==> flow/design.v <==
module band_scale(POT, audio, scaled, rst_n, clk);
input rst_n, clk;
input [11:0]POT;
input signed [15:0]audio;
output [15:0]scaled;
logic [23:0]potSq;
logic signed [12:0]signedPot; 
logic signed [28:0]FIRscaled; 
logic flagPos, flagNeg, upperZero, upperOnes;
logic [23:0] potSq_q1;
assign potSq = POT*POT;
always_ff @(posedge clk, negedge rst_n) begin
  if (!rst_n)
    potSq_q1 <= '0;
  else
    potSq_q1 <= potSq;
end
assign signedPot = {1'b0, potSq_q1[23:12]};
assign FIRscaled = signedPot * audio;
assign upperZero = !(FIRscaled[27] && FIRscaled[26] && FIRscaled[25]);
assign upperOnes = FIRscaled[27] || FIRscaled[26] || FIRscaled[25];
assign flagNeg = (FIRscaled[28] && upperZero);
assign flagPos = (!FIRscaled[28] && upperOnes);
assign scaled = flagNeg ? 16'h8000 :
		flagPos ? 16'h7FFF : 
		FIRscaled[25:10];
endmodule
module EQ_Engine(clk, rst_n, lft_lp_out, rght_lp_out, lft_b1_out, rght_b1_out, lft_b2_out, rght_b2_out, lft_b3_out, rght_b3_out, lft_hp_out, rght_hp_out, aud_out_lft, aud_out_rght, POT_LP, POT_B1, POT_B2, POT_B3, POT_HP, VOL_POT);
input clk, rst_n;
input [11:0] POT_LP, POT_B1, POT_B2, POT_B3, POT_HP, VOL_POT;
input signed [15:0] lft_lp_out, rght_lp_out, lft_b1_out, rght_b1_out, lft_b2_out, rght_b2_out, lft_b3_out, rght_b3_out, lft_hp_out, rght_hp_out;
output [15:0] aud_out_lft, aud_out_rght;
logic signed [15:0] scaled_lp_lft, scaled_b1_lft, scaled_b2_lft, scaled_b3_lft, scaled_hp_lft, scaled_lp_rght, scaled_b1_rght, scaled_b2_rght, scaled_b3_rght, scaled_hp_rght;
logic signed [15:0] scaled_lp_lft_ff, scaled_b1_lft_ff, scaled_b2_lft_ff, scaled_b3_lft_ff, scaled_hp_lft_ff, scaled_lp_rght_ff, scaled_b1_rght_ff, scaled_b2_rght_ff, scaled_b3_rght_ff, scaled_hp_rght_ff;
logic signed [15:0] band_scale_sum_lft_ff, band_scale_sum_rght_ff, band_scale_sum_rght, band_scale_sum_lft;
logic signed [28:0] aud_out_mult_lft, aud_out_mult_rght;
band_scale bsleftlp(.POT(POT_LP), .audio(lft_lp_out), .scaled(scaled_lp_lft_ff), .clk(clk), .rst_n(rst_n));
band_scale bsleftb1(.POT(POT_B1), .audio(lft_b1_out), .scaled(scaled_b1_lft_ff), .clk(clk), .rst_n(rst_n));
band_scale bsleftb2(.POT(POT_B2), .audio(lft_b2_out), .scaled(scaled_b2_lft_ff), .clk(clk), .rst_n(rst_n));
band_scale bsleftb3(.POT(POT_B3), .audio(lft_b3_out), .scaled(scaled_b3_lft_ff), .clk(clk), .rst_n(rst_n));
band_scale bslefthp(.POT(POT_HP), .audio(lft_hp_out), .scaled(scaled_hp_lft_ff), .clk(clk), .rst_n(rst_n));
assign band_scale_sum_lft_ff = (scaled_lp_lft + scaled_b1_lft + scaled_b2_lft + scaled_b3_lft + scaled_hp_lft);
assign aud_out_mult_lft = (band_scale_sum_lft * $signed({1'b0, VOL_POT}));
assign aud_out_lft = aud_out_mult_lft [27:12];
band_scale bsrightlp(.POT(POT_LP), .audio(rght_lp_out), .scaled(scaled_lp_rght_ff), .clk(clk), .rst_n(rst_n));
band_scale bsrightb1(.POT(POT_B1), .audio(rght_b1_out), .scaled(scaled_b1_rght_ff), .clk(clk), .rst_n(rst_n));
band_scale bsrightb2(.POT(POT_B2), .audio(rght_b2_out), .scaled(scaled_b2_rght_ff), .clk(clk), .rst_n(rst_n));
band_scale bsrightb3(.POT(POT_B3), .audio(rght_b3_out), .scaled(scaled_b3_rght_ff), .clk(clk), .rst_n(rst_n));
band_scale bsrighthp(.POT(POT_HP), .audio(rght_hp_out), .scaled(scaled_hp_rght_ff), .clk(clk), .rst_n(rst_n));
assign band_scale_sum_rght_ff = (scaled_lp_rght + scaled_b1_rght + scaled_b2_rght + scaled_b3_rght + scaled_hp_rght);
assign aud_out_mult_rght = (band_scale_sum_rght * $signed({1'b0, VOL_POT}));
assign aud_out_rght = aud_out_mult_rght [27:12];
always_ff @(posedge clk, negedge rst_n) begin
  if (!rst_n) begin
    scaled_lp_lft <= '0;
    scaled_b1_lft <= '0;
    scaled_b2_lft <= '0;
    scaled_b3_lft <= '0;
    scaled_hp_lft <= '0;
    scaled_lp_rght <= '0;
    scaled_b1_rght <= '0;
    scaled_b2_rght <= '0;
    scaled_b3_rght <= '0;
    scaled_hp_rght <= '0;
  end
  else begin
    scaled_lp_lft <= scaled_lp_lft_ff;
    scaled_b1_lft <= scaled_b1_lft_ff;
    scaled_b2_lft <= scaled_b2_lft_ff;
    scaled_b3_lft <= scaled_b3_lft_ff;
    scaled_hp_lft <= scaled_hp_lft_ff;
    scaled_lp_rght <= scaled_lp_rght_ff;
    scaled_b1_rght <= scaled_b1_rght_ff;
    scaled_b2_rght <= scaled_b2_rght_ff;
    scaled_b3_rght <= scaled_b3_rght_ff;
    scaled_hp_rght <= scaled_hp_rght_ff;
  end
end
always_ff @(posedge clk, negedge rst_n) begin
  if (!rst_n) begin
    band_scale_sum_lft <= '0;
    band_scale_sum_rght <= '0;
  end
  else begin
    band_scale_sum_lft <= band_scale_sum_lft_ff;
    band_scale_sum_rght <= band_scale_sum_rght_ff;
  end
end
endmodule
**Tool chain data of EQ_Engine**

The steps from the RTL of EQ_Engine to its reports follow in flow order.
Lines are those of the file above, counted from 1.
Operators carry their Yosys type and port widths (W data, S select, Z words).
The mark n/a stands for no value.

- Design top: EQ_Engine
- Clock: clk
- Standard-cell library: sky130hd
- Library corner: tt_025C_1v80

**After elaboration**

Source: Yosys, flattened and elaborated, memories not mapped. Widths are those after wreduce; folded enables and synchronous resets count as part of the registers. Registers that Yosys merges into a memory's read port (data or address) are not register bits. Print and check cells do not count. Equal cells are merged and count once.

- Add/subtract/negate cells: 8
- Multiply operators: 17
- Divide/modulo/power cells: 0
- Order comparisons: 0
- Eq/ne operators: 0
- Shift-type cells: 0
- Mux-type cells: 20
- Bitwise operators: 0
- Reduce/logical cells: 80

Operator list:

| operator | count |
|---|---|
| $mul A13 B16 Y29 | 10 |
| $mul A12 B12 Y24 | 5 |
| $mul A16 B13 Y28 | 2 |
| $mux W16 | 20 |
| $add A16 B16 Y16 | 8 |
| $logic_and A1 B1 Y1 | 40 |
| $logic_or A1 B1 Y1 | 20 |
| $logic_not A1 Y1 | 20 |

- Bits in registers: 312
- Bits in latches: 0
- Bits in writable memories: 0
- Bits in read-only memories: 0
- Word width x clocked read ports: 0
- Memory cells: 0
- Bits of input ports: 234
- Output and inout port bits: 32
- Cells after elaboration: 142

**Logic depth**

Longest topological path by Yosys (ltp), each cell counted once; first at word level (registers and memories cut), then after technology mapping (sequential cells cut; the memories' decode and read muxes count).

- Word-level depth: 6
- ABC_AREA: 0
- Mapped depth: 27
- Depth with buffers taken out: 24

**Netlist**

Source: synth_stat.txt of the flow (Yosys; design flattened, memories mapped). It holds for the ABC_AREA given above (unset counts as 0); a run with the other value may have another netlist.

- Cell count: 12,052
- Mapped area: 110,165.7 µm²
- Sequential part of the area: 6,306.0 µm²
- Flip-flops: 252

Cells by type:

| cell | count | area in all (µm²) |
|---|---|---|
| sky130_fd_sc_hd__fa_1 | 2,591 | 5.19E+04 |
| sky130_fd_sc_hd__ha_1 | 1,062 | 1.33E+04 |
| sky130_fd_sc_hd__inv_1 | 3,311 | 1.24E+04 |
| sky130_fd_sc_hd__and2_1 | 1,377 | 8.61E+03 |
| sky130_fd_sc_hd__dfrtp_1 | 252 | 6.31E+03 |
| sky130_fd_sc_hd__nand2_1 | 1,308 | 4.91E+03 |
| sky130_fd_sc_hd__xnor2_1 | 262 | 2.29E+03 |
| sky130_fd_sc_hd__clkbuf_1 | 473 | 1.78E+03 |
| sky130_fd_sc_hd__o21a_1 | 145 | 1.09E+03 |
| sky130_fd_sc_hd__a21oi_1 | 212 | 1.06E+03 |
| sky130_fd_sc_hd__nor2_1 | 261 | 979.69 |
| sky130_fd_sc_hd__xor2_1 | 103 | 902.115 |
| sky130_fd_sc_hd__o21ai_0 | 98 | 490.47 |
| sky130_fd_sc_hd__a21o_1 | 61 | 457.939 |
| sky130_fd_sc_hd__nor3_1 | 74 | 370.355 |
| sky130_fd_sc_hd__nor2b_1 | 57 | 356.592 |
| sky130_fd_sc_hd__nand2b_1 | 32 | 200.192 |
| sky130_fd_sc_hd__nand4_1 | 31 | 193.936 |

Other cell types: 55; their cells: 342.
The figures by module come from a second, unflattened synthesis with its own total; it is not the netlist above.

- Cell total of the unflattened synthesis: 14,599
- Area total of the unflattened synthesis: 133,797.1 µm²

Rows give one instance, submodules left out.

Modules:

| module | instances | cells | area (µm²) | seq. area (µm²) |
|---|---|---|---|---|
| band_scale | 10 | 1,261 | 11,233.3 | 300.3 |
| EQ_Engine | 1 | 1,989 | 21,464.3 | 4,804.6 |

**Worst setup path after synthesis**

OpenSTA on the mapped netlist: ideal clock, no wires. The path of least setup slack (recovery checks aside). Input and output delay are each 20% of the period. Register names are those of the netlist, which keeps one name where synthesis merged equal registers.

- Path type: input to output
- Start: in VOL_POT[1]
- End: out aud_out_rght[15]
- Period: 12,000 ps
- External input delay: 2,400 ps
- Output delay: 2,400 ps
- Time at the first pin: 2,400 ps
- Arrival: 8,031 ps
- Setup slack: 1,569 ps
- Delay of the path: 5,631 ps
- Stages on the path: 22
- Synthesis period reached: 10,431 ps

"delay of the path" = arrival - input delay + setup time.
At an output port there is no setup time.
"stages on the path": output pins that drive a net of the path, with the launching flip-flop's if there is one; two outputs of one cell count as two.
"synthesis period reached" is the clock period less the worst setup slack; recovery checks do not enter. This is arithmetic on one report: input and output delays are still those of the set period (20% each).
The rows between start and end are the longest chain of elaborated cells between them; the timing report does not say that the signal goes this way. Where chains are equally long, one stands for them.
Each line given opens the expression or statement behind the cell; cells for indexed reads and writes are added by Yosys, which also makes memories of some case tables.

- Cell sequence: sky130_fd_sc_hd__clkbuf_1 sky130_fd_sc_hd__clkbuf_1 sky130_fd_sc_hd__nand2_1 sky130_fd_sc_hd__fa_1 sky130_fd_sc_hd__inv_1 sky130_fd_sc_hd__fa_1 sky130_fd_sc_hd__fa_1 sky130_fd_sc_hd__inv_1 sky130_fd_sc_hd__fa_1 sky130_fd_sc_hd__inv_1 sky130_fd_sc_hd__fa_1 sky130_fd_sc_hd__ha_1 sky130_fd_sc_hd__nand4_1 sky130_fd_sc_hd__a2111oi_0 sky130_fd_sc_hd__nor3_1 sky130_fd_sc_hd__or4_1 sky130_fd_sc_hd__nand3_1 sky130_fd_sc_hd__o41ai_1 sky130_fd_sc_hd__o21ai_0 sky130_fd_sc_hd__o21a_1 sky130_fd_sc_hd__nor2_1 sky130_fd_sc_hd__xnor2_1
- Cells in the longest elaborated chain: 1
- Elaborated cells between the ends (all ways): 1
- RTL lines with such cells: 1
- Those cells by class: 1 x mul

RTL lines, path after synthesis:

| what | line | source |
|---|---|---|
| start, declared | 30 | `input [11:0] POT_LP, POT_B1, POT_B2, POT_B3, POT_HP, VOL_POT;` |
| $mul A16 B13 Y28 | 51 | `assign aud_out_mult_rght = (band_scale_sum_rght * $signed({1'b0, VOL_POT}));` |
| end, declared | 32 | `output [15:0] aud_out_lft, aud_out_rght;` |

**Timing after layout**

From the final timing report of run 2: the path of least setup slack in the routed layout; clock arrival at registers is part of the times.
The path's times are printed in steps of 10 ps; the period is the one set.

- Path type: input to output
- Start: in VOL_POT[1]
- End: out aud_out_rght[15]
- Period: 14,900 ps
- External input delay: 2,980 ps
- Output delay: 2,980 ps
- Time at the first pin: 2,980 ps
- Arrival: 11,370 ps
- Setup slack: 550 ps
- Stages on the path: 26

The rows between start and end are the longest chain of elaborated cells between them; the timing report does not say that the signal goes this way. Where chains are equally long, one stands for them.

- Cell sequence: sky130_fd_sc_hd__clkdlybuf4s50_1 sky130_fd_sc_hd__clkbuf_1 sky130_fd_sc_hd__clkbuf_1 sky130_fd_sc_hd__nand2_1 sky130_fd_sc_hd__fa_1 sky130_fd_sc_hd__inv_1 sky130_fd_sc_hd__fa_1 sky130_fd_sc_hd__inv_1 sky130_fd_sc_hd__fa_1 sky130_fd_sc_hd__inv_1 sky130_fd_sc_hd__fa_1 sky130_fd_sc_hd__fa_1 sky130_fd_sc_hd__ha_1 sky130_fd_sc_hd__o211ai_1 sky130_fd_sc_hd__nor2_1 sky130_fd_sc_hd__a21oi_1 sky130_fd_sc_hd__o22ai_1 sky130_fd_sc_hd__nor3_1 sky130_fd_sc_hd__or4_1 sky130_fd_sc_hd__nand3_1 sky130_fd_sc_hd__o41ai_1 sky130_fd_sc_hd__o21ai_0 sky130_fd_sc_hd__o21a_1 sky130_fd_sc_hd__nor2_1 sky130_fd_sc_hd__xnor2_1 sky130_fd_sc_hd__clkdlybuf4s50_1
- Cells in the longest elaborated chain: 1
- Elaborated cells between the ends (all ways): 1
- RTL lines with such cells: 1
- Those cells by class: 1 x mul

RTL lines, path after layout:

| what | line | source |
|---|---|---|
| start, declared | 30 | `input [11:0] POT_LP, POT_B1, POT_B2, POT_B3, POT_HP, VOL_POT;` |
| $mul A16 B13 Y28 | 51 | `assign aud_out_mult_rght = (band_scale_sum_rght * $signed({1'b0, VOL_POT}));` |
| end, declared | 32 | `output [15:0] aud_out_lft, aud_out_rght;` |

Module EQ_Engine, platform sky130hd: 3 stored runs of the flow (Yosys, OpenROAD) with differing settings, in no particular order. Input and output delays are each 20% of the period that was set; the output load is 0.01 pF.
"achieved clock period" = clock period - worst setup slack. The figure is calculated, with input and output delays left at 20% of the set period.
"critical setup path time" = time allowed to the worst setup path (clock period - input delay - output delay, where it has them) - its slack; a late launch clock adds to it, a late capture clock takes from it.
"critical setup path time" is given in steps of 10 ps.

### Run 1

Settings: `CELL_PAD_IN_SITES_DETAIL_PLACEMENT=2`, `CELL_PAD_IN_SITES_GLOBAL_PLACEMENT=3`, `CORE_ASPECT_RATIO=0.96`, `CORE_MARGIN=10`, `CORE_UTILIZATION=54`, `CTS_CLUSTER_DIAMETER=73`, `CTS_CLUSTER_SIZE=48`, `GPL_ROUTABILITY_DRIVEN=0`, `GPL_TIMING_DRIVEN=1`, `HOLD_SLACK_MARGIN=0.23`, `MIN_ROUTING_LAYER=met2`, `PLACE_DENSITY_LB_ADDON=0.02`, `TNS_END_PERCENT=30`, `period_ns=6.94`, `CAP_MARGIN=20`, `SLEW_MARGIN=20`

No results, placement failed with FLW-0024.

### Run 2

Settings: `CELL_PAD_IN_SITES_DETAIL_PLACEMENT=1`, `CELL_PAD_IN_SITES_GLOBAL_PLACEMENT=3`, `CORE_ASPECT_RATIO=0.99`, `CORE_UTILIZATION=45`, `CTS_CLUSTER_DIAMETER=212`, `GPL_TIMING_DRIVEN=0`, `PLACE_DENSITY=0.6`, `period_ns=14.9`, `CAP_MARGIN=20`, `CORE_MARGIN=2`, `SLEW_MARGIN=20`

- Worst hold slack: 594 ps
- Sum of negative setup slack: 0 ps
- Achieved clock period: 14,353 ps
- Standard-cell area of the final layout: 118,126.0 µm²
- Utilization after layout: 48.6%
- Critical setup path time: 8,390 ps
- Class of the worst setup path: input to output
- Total die area: 248,788.0 µm²
- Area of the synthesized netlist: 110,165.7 µm²
- Worst setup slack after layout: 547 ps

### Run 3

Settings: `CELL_PAD_IN_SITES_DETAIL_PLACEMENT=2`, `CELL_PAD_IN_SITES_GLOBAL_PLACEMENT=3`, `CORE_MARGIN=10`, `CORE_UTILIZATION=54`, `CTS_CLUSTER_DIAMETER=73`, `CTS_CLUSTER_SIZE=72`, `GPL_ROUTABILITY_DRIVEN=1`, `GPL_TIMING_DRIVEN=1`, `HOLD_SLACK_MARGIN=0.23`, `MIN_ROUTING_LAYER=met2`, `PLACE_DENSITY_LB_ADDON=0.02`, `TNS_END_PERCENT=30`, `period_ns=6.83`, `CAP_MARGIN=20`, `SLEW_MARGIN=20`

No results, placement failed with FLW-0024.
